==> flow/design.v <==
`default_nettype none
`timescale 1ns / 1ps
module mul #(
    WIDTH=25,   
    FBITS=20    
    )(
    input wire signed [WIDTH-1:0] a,    
    input wire signed [WIDTH-1:0] b,    
    output reg signed [WIDTH-1:0] val   
    );
    localparam IBITS = WIDTH - FBITS;     
    localparam MSB = 2*WIDTH - IBITS - 1;  
    localparam LSB = WIDTH - IBITS;        
    localparam HALF = {1'b1, {FBITS-1{1'b0}}}; 
    reg sig_diff;   
    reg signed [WIDTH-1:0] a1, b1;   
    reg signed [WIDTH-1:0] prod_t;   
    reg signed [2*WIDTH-1:0] prod;   
    reg [FBITS-1:0] rbits;           
    reg round;   
    reg even;    
    reg signed [WIDTH-1:0] u_result;    
    always @(*) begin
        sig_diff = a[WIDTH-1] ^ b[WIDTH-1];
        a1 = a[WIDTH-1] ? -a : a;    
        b1 = b[WIDTH-1] ? -b : b;    
        prod = a1 * b1;  
        prod_t = prod[MSB:LSB];  
        rbits  = prod[FBITS-1:0];  
        round  = prod[FBITS-1];    
        even  = ~prod[FBITS];      
         u_result = (round && !(even && rbits == HALF)) ? prod_t + 25'b1 : prod_t;  
         val = sig_diff ? -u_result : u_result;
        end
endmodule
`timescale 1ns / 1ps
 module random(
  output wire [31:0] out,
  input wire clk,  
  input wire reset,
  input wire request        
  ); 
  parameter [31:0] mod = 32'b1000_0000_0000_0000_0000_0000_0000_0000;  
  parameter [31:0] a = 32'd22695477;    
  parameter [31:0] c = 32'b1;            
  reg [31:0] temp;              
  reg [63:0] temp1;             
  reg [31:0] temp2;             
  reg [31:0] temp_out;          
  reg [1:0] state;              
always @(posedge clk) begin
        if(state == 2'b00)
            temp1 <= temp * a + c;   
        else if(state == 2'b01)
            temp2 <= temp1 % mod;    
end
always @(posedge clk or posedge reset) begin
        if (reset) begin
            temp <= 32'd13;
            state <= 2'b00;
            temp_out <= 32'd0;
        end
        else begin
            if(state == 2'b00) begin 
                state <= 2'b01;
            end
            else if(state == 2'b01) begin
                state <= 2'b10;
            end
            else begin
                temp <= temp2;         
                if(request) 
                    state <= 2'b00;    
            end
            if (request)
                temp_out <= temp2;
        end
end
assign out = temp_out;
 endmodule
`default_nettype none
`timescale 1ns / 1ps
module barnsley #(
    FP_WIDTH=25,    
    FP_INT=5       
    ) (
    input  wire clk,                                     
    input wire reset,                                    
    output wire [19:0] iter_max,                          
    input wire iter_change,                              
    output reg done,                                     
    output wire complete,                                
    output reg signed [FP_WIDTH-1:0] xn,                 
    output reg signed [FP_WIDTH-1:0] yn
    );
    reg signed [FP_WIDTH-1:0] mul_a_1, mul_b_1, mul_a_2, mul_b_2;
    wire signed [FP_WIDTH-1:0] mul_val_1, mul_val_2;
    mul #(.WIDTH(FP_WIDTH), .FBITS(FP_WIDTH - FP_INT)) mul_inst_0 (
        /*verilator lint_on PINCONNECTEMPTY*/
        .a(mul_a_1),
        .b(mul_b_1),
        .val(mul_val_1)
    );
    mul #(.WIDTH(FP_WIDTH), .FBITS(FP_WIDTH - FP_INT)) mul_inst_1 (
        /*verilator lint_on PINCONNECTEMPTY*/
        .a(mul_a_2),
        .b(mul_b_2),
        .val(mul_val_2)
    );
    wire [31:0] random_out;
    random random_inst(.out(random_out), .clk(clk), .reset(reset), .request(done) );
    reg [19:0] n;
    reg signed [FP_WIDTH-1:0] x;
    reg signed [FP_WIDTH-1:0] y;
    reg [3:0] state;  
    reg [19:0] iter_value;
    reg iter_reg;
    wire iter_button;
    always @(posedge clk) 
    begin
        iter_reg <= iter_change;
    end
    assign iter_button = iter_change & ~iter_reg;
    localparam signed [FP_WIDTH-1:0] FP_0_16 = 25'b0000000101000111101011100;  
    localparam signed [FP_WIDTH-1:0] FP_0_15 = 25'b0000000100110011001100110;  
    localparam signed [FP_WIDTH-1:0] NFP_0_15 = 25'b1111111011001100110011010;  
    localparam signed [FP_WIDTH-1:0] FP_0_85 = 25'b0000011011001100110011001;  
    localparam signed [FP_WIDTH-1:0] FP_0_04 = 25'b0000000001010001111010111;   
    localparam signed [FP_WIDTH-1:0] NFP_0_04 = 25'b1111110011001100110011010;  
    localparam signed [FP_WIDTH-1:0] FP_0_2  = 25'b0000000110011001100110011;   
    localparam signed [FP_WIDTH-1:0] FP_0_23 = 25'b0000000111010111000010100;  
    localparam signed [FP_WIDTH-1:0] FP_0_22 = 25'b0000000111000010100011110;  
    localparam signed [FP_WIDTH-1:0] FP_0_24 = 25'b0000000111101011100001010;  
    localparam signed [FP_WIDTH-1:0] FP_0_26 = 25'b0000001000010100011110101;  
    localparam signed [FP_WIDTH-1:0] NFP_0_26 = 25'b1111110111101011100001011; 
    localparam signed [FP_WIDTH-1:0] FP_0_28 = 25'b0000001000111101011100001;  
    localparam signed [FP_WIDTH-1:0] FP_1_5  = 25'b0000110000000000000000000;  
    assign complete = (n >= iter_value);
    always @(posedge clk or posedge reset) 
    begin
        if (reset) 
            begin
                x <= 0;  y <= 0;
                xn <= 0; yn <= 0;
                n <= 0;  done <= 0;
                state <= 0;
                iter_value <= 1000;
            end
        else if (iter_button) 
            begin
                done <= 0;
                if (iter_value < 10000)
                    iter_value <= iter_value + 3000; 
            end
        else if (complete)
            done <= 0;
        else
            begin
                case (state)
                    4'b0000: 
                    begin
                        done <= 0;
                        state <= 4'b0001;
                    end
                    4'b0001: 
                    begin
                        done <= 0;
                        if (random_out < 32'd21474836)
                                xn <= 0;
                        else if (random_out < 32'd1846835936)
                            begin 
                                mul_a_1 <= x;
                                mul_b_1 <= FP_0_85;  
                                mul_a_2 <= y;
                                mul_b_2 <= FP_0_04;  
                            end
                        else if (random_out < 32'd1997159792)
                            begin 
                                mul_a_1 <= x;
                                mul_b_1 <= FP_0_2;  
                                mul_a_2 <= y;
                                mul_b_2 <= (FP_0_26);  
                            end
                        else 
                            begin
                                mul_a_1 <= x;
                                mul_b_1 <= (FP_0_15);  
                                mul_a_2 <= y;
                                mul_b_2 <= FP_0_28;  
                            end
                        state <= 4'b0010;
                    end
                    4'b0010: 
                    begin
                        done <= 0;
                        if (random_out < 32'd21474836)
                                xn <= 0;
                        else if (random_out < 32'd1846835936)
                            begin
                                xn <= mul_val_1 + mul_val_2; 
                            end
                        else if (random_out < 32'd1997159792)
                            begin 
                                xn <= mul_val_1 - mul_val_2; 
                            end
                        else 
                            begin
                                xn <= -mul_val_1 + mul_val_2;
                            end
                        state <= 4'b0011;
                    end
                    4'b0011: 
                    begin
                        done <= 0;
                        if (random_out < 32'd21474836)
                            begin
                                mul_a_1 <= FP_0_16;  
                                mul_b_1 <= y; 
                            end
                        else if (random_out < 32'd1846835936)
                            begin 
                                mul_a_1 <= x;
                                mul_b_1 <= (FP_0_04);  
                                mul_a_2 <= y;
                                mul_b_2 <= FP_0_85;  
                            end
                        else if (random_out < 32'd1997159792)
                            begin 
                                mul_a_1 <= x;
                                mul_b_1 <= FP_0_23;  
                                mul_a_2 <= y;
                                mul_b_2 <= FP_0_22;  
                            end
                        else 
                            begin
                                mul_a_1 <= x;
                                mul_b_1 <= FP_0_26;  
                                mul_a_2 <= y;
                                mul_b_2 <= FP_0_24;  
                            end
                        state <= 4'b0100;
                    end 
                    4'b0100: 
                    begin
                        done <= 0;
                        if (random_out < 32'd21474836)
                            begin
                                yn <= mul_val_1;
                            end
                        else if (random_out < 32'd1846835936) 
                            begin 
                                yn <= -mul_val_1 + mul_val_2 + FP_1_5;
                            end
                        else if (random_out < 32'd1997159792)
                            begin 
                                yn <= mul_val_1 + mul_val_2 + FP_1_5;
                            end
                        else 
                            begin
                                yn <= mul_val_1 + mul_val_2;
                            end
                        state <= 4'b0101;
                    end                     
                    4'b0101:
                    begin
                        x <= xn;
                        y <= yn;
                        n <= n + 1;
                        done <= 1;
                        state <= 4'b0000;
                    end
                endcase
            end
    end
    assign iter_max = iter_value;
endmodule
==> reports on barnsley <==
== From RTL to reports: barnsley ==
Module barnsley before and after one edit of its RTL, step after step.
Lines under "before" count in the file above, lines under "after" in the edited file.
"change" is "after" less "before", of the values as shown; "rel. change" is that difference over "before", in percent.
Operators: Yosys type, input widths -> output width; for muxes data width and select width s.
The mark - stands for no value.
Design
  top: barnsley
  clock input: clk
  standard-cell library: sky130hd
  corner: tt_025C_1v80

== The edit ==
The edit as a unified diff against the file above.
A script made this edit. It changes what the design does and was not meant as an optimisation.
begin of diff
@@ -117,8 +117,5 @@
     reg iter_reg;
     wire iter_button;
-    always @(posedge clk) 
-    begin
-        iter_reg <= iter_change;
-    end
+    always @(*) iter_reg = iter_change;
     assign iter_button = iter_change & ~iter_reg;
     localparam signed [FP_WIDTH-1:0] FP_0_16 = 25'b0000000101000111101011100;  
end of diff

== Word-level counts ==
Yosys after proc, flatten, opt, wreduce and memory -nomap, before mapping. Memory bits, and registers merged into a memory's read port (data or address), are not among the register bits. Print and check cells are not counted.
Cells by class
  add/subtract/negate cells: before 17, after 16, change -1, rel. change -5.88%
  multipliers: before 3, after 3, change 0, rel. change 0.00%
  order comparisons: before 5, after 4, change -1, rel. change -20.00%
  equal/unequal tests: before 12, after 11, change -1, rel. change -8.33%
  mux-type cells: before 42, after 39, change -3, rel. change -7.14%
  bitwise logic cells: before 11, after 9, change -2, rel. change -18.18%
  reduce/logical cells: before 25, after 24, change -1, rel. change -4.00%
Operators with widths
  $mux 25: before 23, after 21, change -2, rel. change -8.70%
  $reduce_and 2->1: before 3, after 5, change +2, rel. change +66.67%
  $reduce_and 3->1: before 3, after 1, change -2, rel. change -66.67%
  $not 1->1: before 8, after 7, change -1, rel. change -12.50%
  $ne 2x2->1 const B: before 4, after 3, change -1, rel. change -25.00%
  $mux 1: before 2, after 1, change -1, rel. change -50.00%
  $reduce_and 5->1: before 2, after 1, change -1, rel. change -50.00%
  $add 20x12->20 const B: before 1, after 0, change -1, rel. change -100.00%
  $and 1x1->1: before 1, after 0, change -1, rel. change -100.00%
  $ge 20x20->1: before 1, after 0, change -1, rel. change -100.00%
  $lt 20x14->1 const B: before 1, after 0, change -1, rel. change -100.00%
  $reduce_and 4->1: before 1, after 2, change +1, rel. change +100.00%
  $reduce_and 6->1: before 1, after 0, change -1, rel. change -100.00%
  $reduce_bool 3->1: before 1, after 2, change +1, rel. change +100.00%
  $reduce_bool 4->1: before 1, after 0, change -1, rel. change -100.00%
  $ge 20x10->1 const B: before 0, after 1, change +1
  $neg 25->25: before 7, after 7, change 0, rel. change 0.00%
  $logic_and 1x1->1: before 4, after 4, change 0, rel. change 0.00%
  $pmux 25 s2: before 4, after 4, change 0, rel. change 0.00%
  $mux 19: before 3, after 3, change 0, rel. change 0.00%
  $mux 2: before 3, after 3, change 0, rel. change 0.00%
  $add 25x1->25 const B: before 2, after 2, change 0, rel. change 0.00%
  $add 25x22->25 const B: before 2, after 2, change 0, rel. change 0.00%
  $add 25x25->25: before 2, after 2, change 0, rel. change 0.00%
  $eq 20x20->1 const B: before 2, after 2, change 0, rel. change 0.00%
  $eq 4x2->1 const B: before 2, after 2, change 0, rel. change 0.00%
  $eq 4x3->1 const B: before 2, after 2, change 0, rel. change 0.00%
  $logic_not 1->1: before 2, after 2, change 0, rel. change 0.00%
Not every row of either side is listed.
Storage and ports
  bits in registers: before 372, after 351, change -21, rel. change -5.65%
  input bits: before 3, after 3, change 0, rel. change 0.00%
  cells after elaboration: before 133, after 122, change -11, rel. change -8.27%

== Longest topological paths ==
Longest topological path by Yosys (ltp), each cell counted once; first at word level (registers and memories cut), then after technology mapping (sequential cells cut; the memories' decode and read muxes count).
Logic depth
  depth in word-level cells: before 16, after 16, change 0, rel. change 0.00%
  ABC_AREA: before 0, after 0
  mapped depth: before 60, after 62, change +2, rel. change +3.33%
  mapped depth without buffers: before 56, after 57, change +1, rel. change +1.79%

== Mapped cells and area ==
Source: synth_stat.txt of the flow (Yosys; design flattened, memories mapped). It holds for the ABC_AREA given above (unset counts as 0); a run with the other value may have another netlist.
Mapped netlist
  mapped cells: before 7469, after 7469, change 0, rel. change 0.00%
  chip area (Yosys) (µm²): before 69406.6, after 68318.0, change -1088.6, rel. change -1.57%
  sequential area (µm²): before 9748.1, after 9295.2, change -452.9, rel. change -4.65%
  flip-flop cells: before 359, after 341, change -18, rel. change -5.01%
  buffers: before 282, after 314, change +32, rel. change +11.35%
Cells by type
  sky130_fd_sc_hd__nand2_1: before 648, after 827, change +179, rel. change +27.62%
  sky130_fd_sc_hd__mux2_2: before 103, after 50, change -53, rel. change -51.46%
  sky130_fd_sc_hd__xnor2_1: before 290, after 260, change -30, rel. change -10.34%
  sky130_fd_sc_hd__or2_2: before 32, after 12, change -20, rel. change -62.50%
  sky130_fd_sc_hd__clkbuf_1: before 251, after 270, change +19, rel. change +7.57%
  sky130_fd_sc_hd__ha_1: before 564, after 546, change -18, rel. change -3.19%
  sky130_fd_sc_hd__a21oi_1: before 193, after 177, change -16, rel. change -8.29%
  sky130_fd_sc_hd__buf_4: before 5, after 20, change +15, rel. change +300.00%
  sky130_fd_sc_hd__nand3_1: before 60, after 46, change -14, rel. change -23.33%
  sky130_fd_sc_hd__inv_1: before 1675, after 1662, change -13, rel. change -0.78%
  sky130_fd_sc_hd__and4_1: before 16, after 4, change -12, rel. change -75.00%
  sky130_fd_sc_hd__dfrtp_1: before 196, after 185, change -11, rel. change -5.61%
  sky130_fd_sc_hd__nand4_1: before 32, after 42, change +10, rel. change +31.25%
  sky130_fd_sc_hd__o21ai_0: before 198, after 189, change -9, rel. change -4.55%
  sky130_fd_sc_hd__a22oi_1: before 22, after 13, change -9, rel. change -40.91%
  sky130_fd_sc_hd__nand2b_1: before 56, after 49, change -7, rel. change -12.50%
  sky130_fd_sc_hd__and3_1: before 37, after 30, change -7, rel. change -18.92%
  sky130_fd_sc_hd__nor4_1: before 34, after 27, change -7, rel. change -20.59%
Not every row of either side is listed.
The figures by module come from a second, unflattened synthesis with its own total; it is not the netlist above.
Unflattened totals
  cells (unflattened synthesis): before 8403, after 8183, change -220, rel. change -2.62%
  area total of the unflattened synthesis (µm²): before 75855.3, after 73668.2, change -2187.1, rel. change -2.88%
Each row is one instance without its submodules.
Modules, before
  mul: times used 2, cells 2875, area 24573.6 µm², sequential area 0.0 µm²
  barnsley: times used 1, cells 1598, area 14531.4 µm², sequential area 6304.8 µm²
  random: times used 1, cells 1055, area 12176.7 µm², sequential area 3493.4 µm²
Modules, after
  mul: times used 2, cells 2808, area 24034.3 µm², sequential area 0.0 µm²
  barnsley: times used 1, cells 1505, area 13432.9 µm², sequential area 5851.9 µm²
  random: times used 1, cells 1062, area 12166.7 µm², sequential area 3493.4 µm²

== Timing after synthesis ==
Source: OpenSTA report_checks on the synthesized netlist (no wires, ideal clock, input and output delay 20% of the period each), path of least setup slack; recovery checks are left aside. Register names are those of the netlist, which keeps one name where synthesis merged equal registers.
Path post-synthesis
  kind: before reg-to-reg, after reg-to-reg
  start: before register mul_b_1[2], after register mul_a_1[0]
  end: before register yn[24], after register yn[24]
  period (ps): before 15000, after 15000, change 0, rel. change 0.00%
  time at the first pin (ps): before 0, after 0, change 0
  arrival time (ps): before 13507, after 14110, change +603, rel. change +4.46%
  path slack (ps): before 1353, after 761, change -592
  delay of the path (ps): before 13647, after 14239, change +592, rel. change +4.34%
  stages on the path: before 54, after 55, change +1, rel. change +1.85%
  period reached after synthesis (ps): before 13647, after 14239, change +592, rel. change +4.34%
"delay of the path" is the arrival time less input delay plus setup time.
"stages on the path": output pins that drive a net of the path, with the launching flip-flop's if there is one; two outputs of one cell count as two.
"period reached after synthesis" is the clock period less the worst setup slack; recovery checks do not enter. This is arithmetic on one report: input and output delays are still those of the set period (20% each).
Between the ends stands the longest chain of elaborated cells between them, by number of cells; it is not shown to be the way that was timed. Of several equally long chains one is given.
Each line given opens the expression or statement behind the cell; cells for indexed reads and writes are added by Yosys, which also makes memories of some case tables.
A register here has more assigning lines than the two given.
Between the ends, post-synthesis, before
  path through: sky130_fd_sc_hd__edfxtp_1 -> sky130_fd_sc_hd__or3_1 -> sky130_fd_sc_hd__nand2b_1 -> sky130_fd_sc_hd__or4_1 -> sky130_fd_sc_hd__o41ai_1 -> sky130_fd_sc_hd__nand2b_1 -> sky130_fd_sc_hd__o21ai_0 -> sky130_fd_sc_hd__xor2_1 -> sky130_fd_sc_hd__clkbuf_1 -> sky130_fd_sc_hd__nor2_1 -> sky130_fd_sc_hd__fa_1 -> sky130_fd_sc_hd__inv_1 -> sky130_fd_sc_hd__fa_1 -> sky130_fd_sc_hd__inv_1 -> sky130_fd_sc_hd__fa_1 -> sky130_fd_sc_hd__inv_1 -> sky130_fd_sc_hd__fa_1 -> sky130_fd_sc_hd__inv_1 -> [18 not listed] -> sky130_fd_sc_hd__o21ai_0 -> sky130_fd_sc_hd__a21oi_1 -> sky130_fd_sc_hd__mux2i_1 -> sky130_fd_sc_hd__xor2_1 -> sky130_fd_sc_hd__ha_1 -> sky130_fd_sc_hd__clkbuf_1 -> sky130_fd_sc_hd__inv_1 -> sky130_fd_sc_hd__nand3_1 -> sky130_fd_sc_hd__o211ai_1 -> sky130_fd_sc_hd__a31oi_1 -> sky130_fd_sc_hd__a2111oi_0 -> sky130_fd_sc_hd__nor2_1 -> sky130_fd_sc_hd__o311ai_0 -> sky130_fd_sc_hd__nor3b_1 -> sky130_fd_sc_hd__xnor2_1 -> sky130_fd_sc_hd__xnor3_1 -> sky130_fd_sc_hd__nand3_1 -> sky130_fd_sc_hd__o311ai_1
  length of the longest elaborated chain: 15
  elaborated cells on any way between the ends: 20
Ends and longest elaborated chain, post-synthesis, before
  start, declared: line 96  | reg signed [FP_WIDTH-1:0] mul_a_1, mul_b_1, mul_a_2, mul_b_2;
  start, assigned: line 187  | mul_b_1 <= (FP_0_15);
  start, assigned: line 218  | mul_b_1 <= y;
  $neg 25->25: line 26  | b1 = b[WIDTH-1] ? -b : b;
  $mux 25: line 26
  $mul 25x25->45: line 27  | prod = a1 * b1;
  $not 1->1: line 31  | even  = ~prod[FBITS];
  $logic_and 1x1->1: line 32  | u_result = (round && !(even && rbits == HALF)) ? prod_t + 25'b1 : prod_t;
  $logic_not 1->1: line 32
  $logic_and 1x1->1: line 32
  $mux 25: line 32
  $neg 25->25: line 33  | val = sig_diff ? -u_result : u_result;
  $mux 25: line 33
  $neg 25->25: line 252  | yn <= -mul_val_1 + mul_val_2 + FP_1_5;
  $add 25x25->25: line 252
  $add 25x22->25: line 252
  $mux 25: line 250  | else if (random_out < 32'd1846835936)
  $mux 25: line 246  | if (random_out < 32'd21474836)
  end, assigned: line 248  | yn <= mul_val_1;
  end, assigned: line 252
  end, declared: line 94  | output reg signed [FP_WIDTH-1:0] yn
Between the ends, post-synthesis, after
  path through: sky130_fd_sc_hd__edfxtp_1 -> sky130_fd_sc_hd__clkbuf_1 -> sky130_fd_sc_hd__inv_1 -> sky130_fd_sc_hd__clkbuf_1 -> sky130_fd_sc_hd__ha_1 -> sky130_fd_sc_hd__or3b_2 -> sky130_fd_sc_hd__or4_1 -> sky130_fd_sc_hd__nand3b_1 -> sky130_fd_sc_hd__o41a_1 -> sky130_fd_sc_hd__xnor2_1 -> sky130_fd_sc_hd__clkbuf_1 -> sky130_fd_sc_hd__nor2_1 -> sky130_fd_sc_hd__fa_1 -> sky130_fd_sc_hd__fa_1 -> sky130_fd_sc_hd__inv_1 -> sky130_fd_sc_hd__fa_1 -> sky130_fd_sc_hd__fa_1 -> sky130_fd_sc_hd__inv_1 -> [19 not listed] -> sky130_fd_sc_hd__o21bai_1 -> sky130_fd_sc_hd__a21oi_1 -> sky130_fd_sc_hd__o21bai_1 -> sky130_fd_sc_hd__a221oi_1 -> sky130_fd_sc_hd__o311ai_0 -> sky130_fd_sc_hd__o311ai_0 -> sky130_fd_sc_hd__a211o_1 -> sky130_fd_sc_hd__or2_2 -> sky130_fd_sc_hd__a31oi_1 -> sky130_fd_sc_hd__a221o_1 -> sky130_fd_sc_hd__xor2_1 -> sky130_fd_sc_hd__nand4_1 -> sky130_fd_sc_hd__xnor2_1 -> sky130_fd_sc_hd__mux2i_1 -> sky130_fd_sc_hd__xor2_1 -> sky130_fd_sc_hd__nand2_1 -> sky130_fd_sc_hd__xnor2_1 -> sky130_fd_sc_hd__o21ai_1
  length of the longest elaborated chain: 15
  elaborated cells on any way between the ends: 20
Ends and longest elaborated chain, post-synthesis, after
  start, declared: line 96  | reg signed [FP_WIDTH-1:0] mul_a_1, mul_b_1, mul_a_2, mul_b_2;
  start, assigned: line 169  | mul_a_1 <= x;
  start, assigned: line 176  | mul_a_1 <= x;
  $neg 25->25: line 25  | a1 = a[WIDTH-1] ? -a : a;
  $mux 25: line 25
  $mul 25x25->45: line 27  | prod = a1 * b1;
  $not 1->1: line 31  | even  = ~prod[FBITS];
  $logic_and 1x1->1: line 32  | u_result = (round && !(even && rbits == HALF)) ? prod_t + 25'b1 : prod_t;
  $logic_not 1->1: line 32
  $logic_and 1x1->1: line 32
  $mux 25: line 32
  $neg 25->25: line 33  | val = sig_diff ? -u_result : u_result;
  $mux 25: line 33
  $neg 25->25: line 249  | yn <= -mul_val_1 + mul_val_2 + FP_1_5;
  $add 25x25->25: line 249
  $add 25x22->25: line 249
  $mux 25: line 247  | else if (random_out < 32'd1846835936)
  $mux 25: line 243  | if (random_out < 32'd21474836)
  end, assigned: line 245  | yn <= mul_val_1;
  end, assigned: line 249
  end, declared: line 94  | output reg signed [FP_WIDTH-1:0] yn

== Timing after layout ==
Path of least setup slack in the final report of each run of pair 1 (OpenROAD, finished layout, wires in). Where an end is a register, its clock arrival counts in the times.
The report prints the path's times to 10 ps; the period is as set.
Path post-layout
  kind: before reg-to-reg, after reg-to-reg
  start: before register mul_a_2[6], after register mul_a_1[0]
  end: before register yn[24], after register yn[24]
  period (ps): before 15000, after 15000, change 0, rel. change 0.00%
  time at the first pin (ps): before 610, after 550, change -60, rel. change -9.84%
  arrival time (ps): before 14920, after 14820, change -100, rel. change -0.67%
  path slack (ps): before 540, after 620, change +80
  stages on the path: before 51, after 53, change +2, rel. change +3.92%
Between the ends stands the longest chain of elaborated cells between them, by number of cells; it is not shown to be the way that was timed. Of several equally long chains one is given.
A register here has more assigning lines than the two given.
Between the ends, post-layout, before
  path through: sky130_fd_sc_hd__edfxtp_1 -> sky130_fd_sc_hd__or4_1 -> sky130_fd_sc_hd__nor4_1 -> sky130_fd_sc_hd__nand2b_1 -> sky130_fd_sc_hd__nand2b_1 -> sky130_fd_sc_hd__nand2b_1 -> sky130_fd_sc_hd__o21ai_0 -> sky130_fd_sc_hd__xnor2_2 -> sky130_fd_sc_hd__buf_4 -> sky130_fd_sc_hd__and2_1 -> sky130_fd_sc_hd__fa_1 -> sky130_fd_sc_hd__inv_1 -> sky130_fd_sc_hd__fa_1 -> sky130_fd_sc_hd__inv_1 -> sky130_fd_sc_hd__fa_1 -> sky130_fd_sc_hd__inv_1 -> sky130_fd_sc_hd__fa_1 -> sky130_fd_sc_hd__fa_1 -> [15 not listed] -> sky130_fd_sc_hd__a21boi_1 -> sky130_fd_sc_hd__or4_1 -> sky130_fd_sc_hd__nor2_1 -> sky130_fd_sc_hd__a21oi_1 -> sky130_fd_sc_hd__xnor2_2 -> sky130_fd_sc_hd__ha_1 -> sky130_fd_sc_hd__inv_2 -> sky130_fd_sc_hd__or4_1 -> sky130_fd_sc_hd__nor2_1 -> sky130_fd_sc_hd__a31oi_1 -> sky130_fd_sc_hd__o21a_1 -> sky130_fd_sc_hd__xnor2_1 -> sky130_fd_sc_hd__o21a_1 -> sky130_fd_sc_hd__a311oi_1 -> sky130_fd_sc_hd__or3_1 -> sky130_fd_sc_hd__mux2i_1 -> sky130_fd_sc_hd__xnor2_1 -> sky130_fd_sc_hd__o311ai_1
  length of the longest elaborated chain: 15
  elaborated cells on any way between the ends: 19
Ends and longest elaborated chain, post-layout, before
  start, declared: line 96  | reg signed [FP_WIDTH-1:0] mul_a_1, mul_b_1, mul_a_2, mul_b_2;
  start, assigned: line 174  | mul_a_2 <= y;
  start, assigned: line 181  | mul_a_2 <= y;
  $neg 25->25: line 25  | a1 = a[WIDTH-1] ? -a : a;
  $mux 25: line 25
  $mul 25x25->45: line 27  | prod = a1 * b1;
  $not 1->1: line 31  | even  = ~prod[FBITS];
  $logic_and 1x1->1: line 32  | u_result = (round && !(even && rbits == HALF)) ? prod_t + 25'b1 : prod_t;
  $logic_not 1->1: line 32
  $logic_and 1x1->1: line 32
  $mux 25: line 32
  $neg 25->25: line 33  | val = sig_diff ? -u_result : u_result;
  $mux 25: line 33
  $add 25x25->25: line 256  | yn <= mul_val_1 + mul_val_2 + FP_1_5;
  $add 25x22->25: line 256
  $mux 25: line 254  | else if (random_out < 32'd1997159792)
  $mux 25: line 250  | else if (random_out < 32'd1846835936)
  $mux 25: line 246  | if (random_out < 32'd21474836)
  end, assigned: line 248  | yn <= mul_val_1;
  end, assigned: line 252  | yn <= -mul_val_1 + mul_val_2 + FP_1_5;
  end, declared: line 94  | output reg signed [FP_WIDTH-1:0] yn
Between the ends, post-layout, after
  path through: sky130_fd_sc_hd__edfxtp_1 -> sky130_fd_sc_hd__buf_4 -> sky130_fd_sc_hd__or4_1 -> sky130_fd_sc_hd__or4_1 -> sky130_fd_sc_hd__o21ai_1 -> sky130_fd_sc_hd__buf_4 -> sky130_fd_sc_hd__nand3_1 -> sky130_fd_sc_hd__xor2_1 -> sky130_fd_sc_hd__buf_4 -> sky130_fd_sc_hd__nand2_1 -> sky130_fd_sc_hd__fa_1 -> sky130_fd_sc_hd__inv_1 -> sky130_fd_sc_hd__fa_1 -> sky130_fd_sc_hd__inv_1 -> sky130_fd_sc_hd__fa_1 -> sky130_fd_sc_hd__fa_1 -> sky130_fd_sc_hd__inv_1 -> sky130_fd_sc_hd__fa_1 -> [17 not listed] -> sky130_fd_sc_hd__nand2_1 -> sky130_fd_sc_hd__o31ai_1 -> sky130_fd_sc_hd__xnor2_1 -> sky130_fd_sc_hd__inv_1 -> sky130_fd_sc_hd__ha_2 -> sky130_fd_sc_hd__nand4_1 -> sky130_fd_sc_hd__nor4_1 -> sky130_fd_sc_hd__o21ai_0 -> sky130_fd_sc_hd__o221ai_1 -> sky130_fd_sc_hd__xor2_1 -> sky130_fd_sc_hd__nand2b_1 -> sky130_fd_sc_hd__a211oi_1 -> sky130_fd_sc_hd__xor2_1 -> sky130_fd_sc_hd__mux2i_1 -> sky130_fd_sc_hd__xor2_1 -> sky130_fd_sc_hd__nand2_1 -> sky130_fd_sc_hd__xnor2_1 -> sky130_fd_sc_hd__o21ai_1
  length of the longest elaborated chain: 15
  elaborated cells on any way between the ends: 20
Ends and longest elaborated chain, post-layout, after
  start, declared: line 96  | reg signed [FP_WIDTH-1:0] mul_a_1, mul_b_1, mul_a_2, mul_b_2;
  start, assigned: line 169  | mul_a_1 <= x;
  start, assigned: line 176  | mul_a_1 <= x;
  $neg 25->25: line 25  | a1 = a[WIDTH-1] ? -a : a;
  $mux 25: line 25
  $mul 25x25->45: line 27  | prod = a1 * b1;
  $not 1->1: line 31  | even  = ~prod[FBITS];
  $logic_and 1x1->1: line 32  | u_result = (round && !(even && rbits == HALF)) ? prod_t + 25'b1 : prod_t;
  $logic_not 1->1: line 32
  $logic_and 1x1->1: line 32
  $mux 25: line 32
  $neg 25->25: line 33  | val = sig_diff ? -u_result : u_result;
  $mux 25: line 33
  $neg 25->25: line 249  | yn <= -mul_val_1 + mul_val_2 + FP_1_5;
  $add 25x25->25: line 249
  $add 25x22->25: line 249
  $mux 25: line 247  | else if (random_out < 32'd1846835936)
  $mux 25: line 243  | if (random_out < 32'd21474836)
  end, assigned: line 245  | yn <= mul_val_1;
  end, assigned: line 249
  end, declared: line 94  | output reg signed [FP_WIDTH-1:0] yn

== Layout results ==
Runs of the flow (Yosys, OpenROAD) on both versions; the two runs of a pair have the same settings. The constraints put input and output delay at 20% of the set period each and load the outputs with 0.01 pF.
Settings, pair 1
  CORE_UTILIZATION: 40
  period_ns: 15.0
  CAP_MARGIN: 20
  CORE_MARGIN: 2
  SLEW_MARGIN: 20
Results, pair 1
  area of the synthesized netlist (µm²): before 69406.6, after 68318.0, change -1088.6, rel. change -1.57%
  area of the die (µm²): before 176867.0, after 174118.0, change -2749.0, rel. change -1.55%
  standard-cell area of the final layout (µm²): before 75656.3, after 73937.2, change -1719.1, rel. change -2.27%
  final utilization (%): before 44.0, after 43.6, change -0.4
  worst setup slack after layout (ps): before 540, after 616, change +76
  summed negative setup slack (ps): before 0, after 0, change 0
  final worst hold slack (ps): before 409, after 376, change -33
  reached clock period (ps): before 14460, after 14384, change -76, rel. change -0.53%
Settings, pair 2
  CELL_PAD_IN_SITES_GLOBAL_PLACEMENT: 2
  CORE_ASPECT_RATIO: 1.78
  CORE_MARGIN: 9
  CORE_UTILIZATION: 48
  PLACE_DENSITY_LB_ADDON: 0.13
  SETUP_SLACK_MARGIN: -1.19
  TNS_END_PERCENT: 40
  period_ns: 14.9
  CAP_MARGIN: 20
  SLEW_MARGIN: 20
Results, pair 2
  area of the synthesized netlist (µm²): before 69406.6, after 68318.0, change -1088.6, rel. change -1.57%
  area of the die (µm²): before 159183.0, after 156802.0, change -2381.0, rel. change -1.50%
  standard-cell area of the final layout (µm²): before 75312.2, after 74188.7, change -1123.5, rel. change -1.49%
  final utilization (%): before 52.6, after 52.5, change -0.1
  worst setup slack after layout (ps): before 348, after -234, change -582
  summed negative setup slack (ps): before 0, after -411, change -411
  final worst hold slack (ps): before 398, after 376, change -22
  reached clock period (ps): before 14552, after 15134, change +582, rel. change +4.00%
"reached clock period": clock period set for the run, less the worst setup slack. It is reckoned from that one timing run; input and output delays stay at 20% of the period that was set.
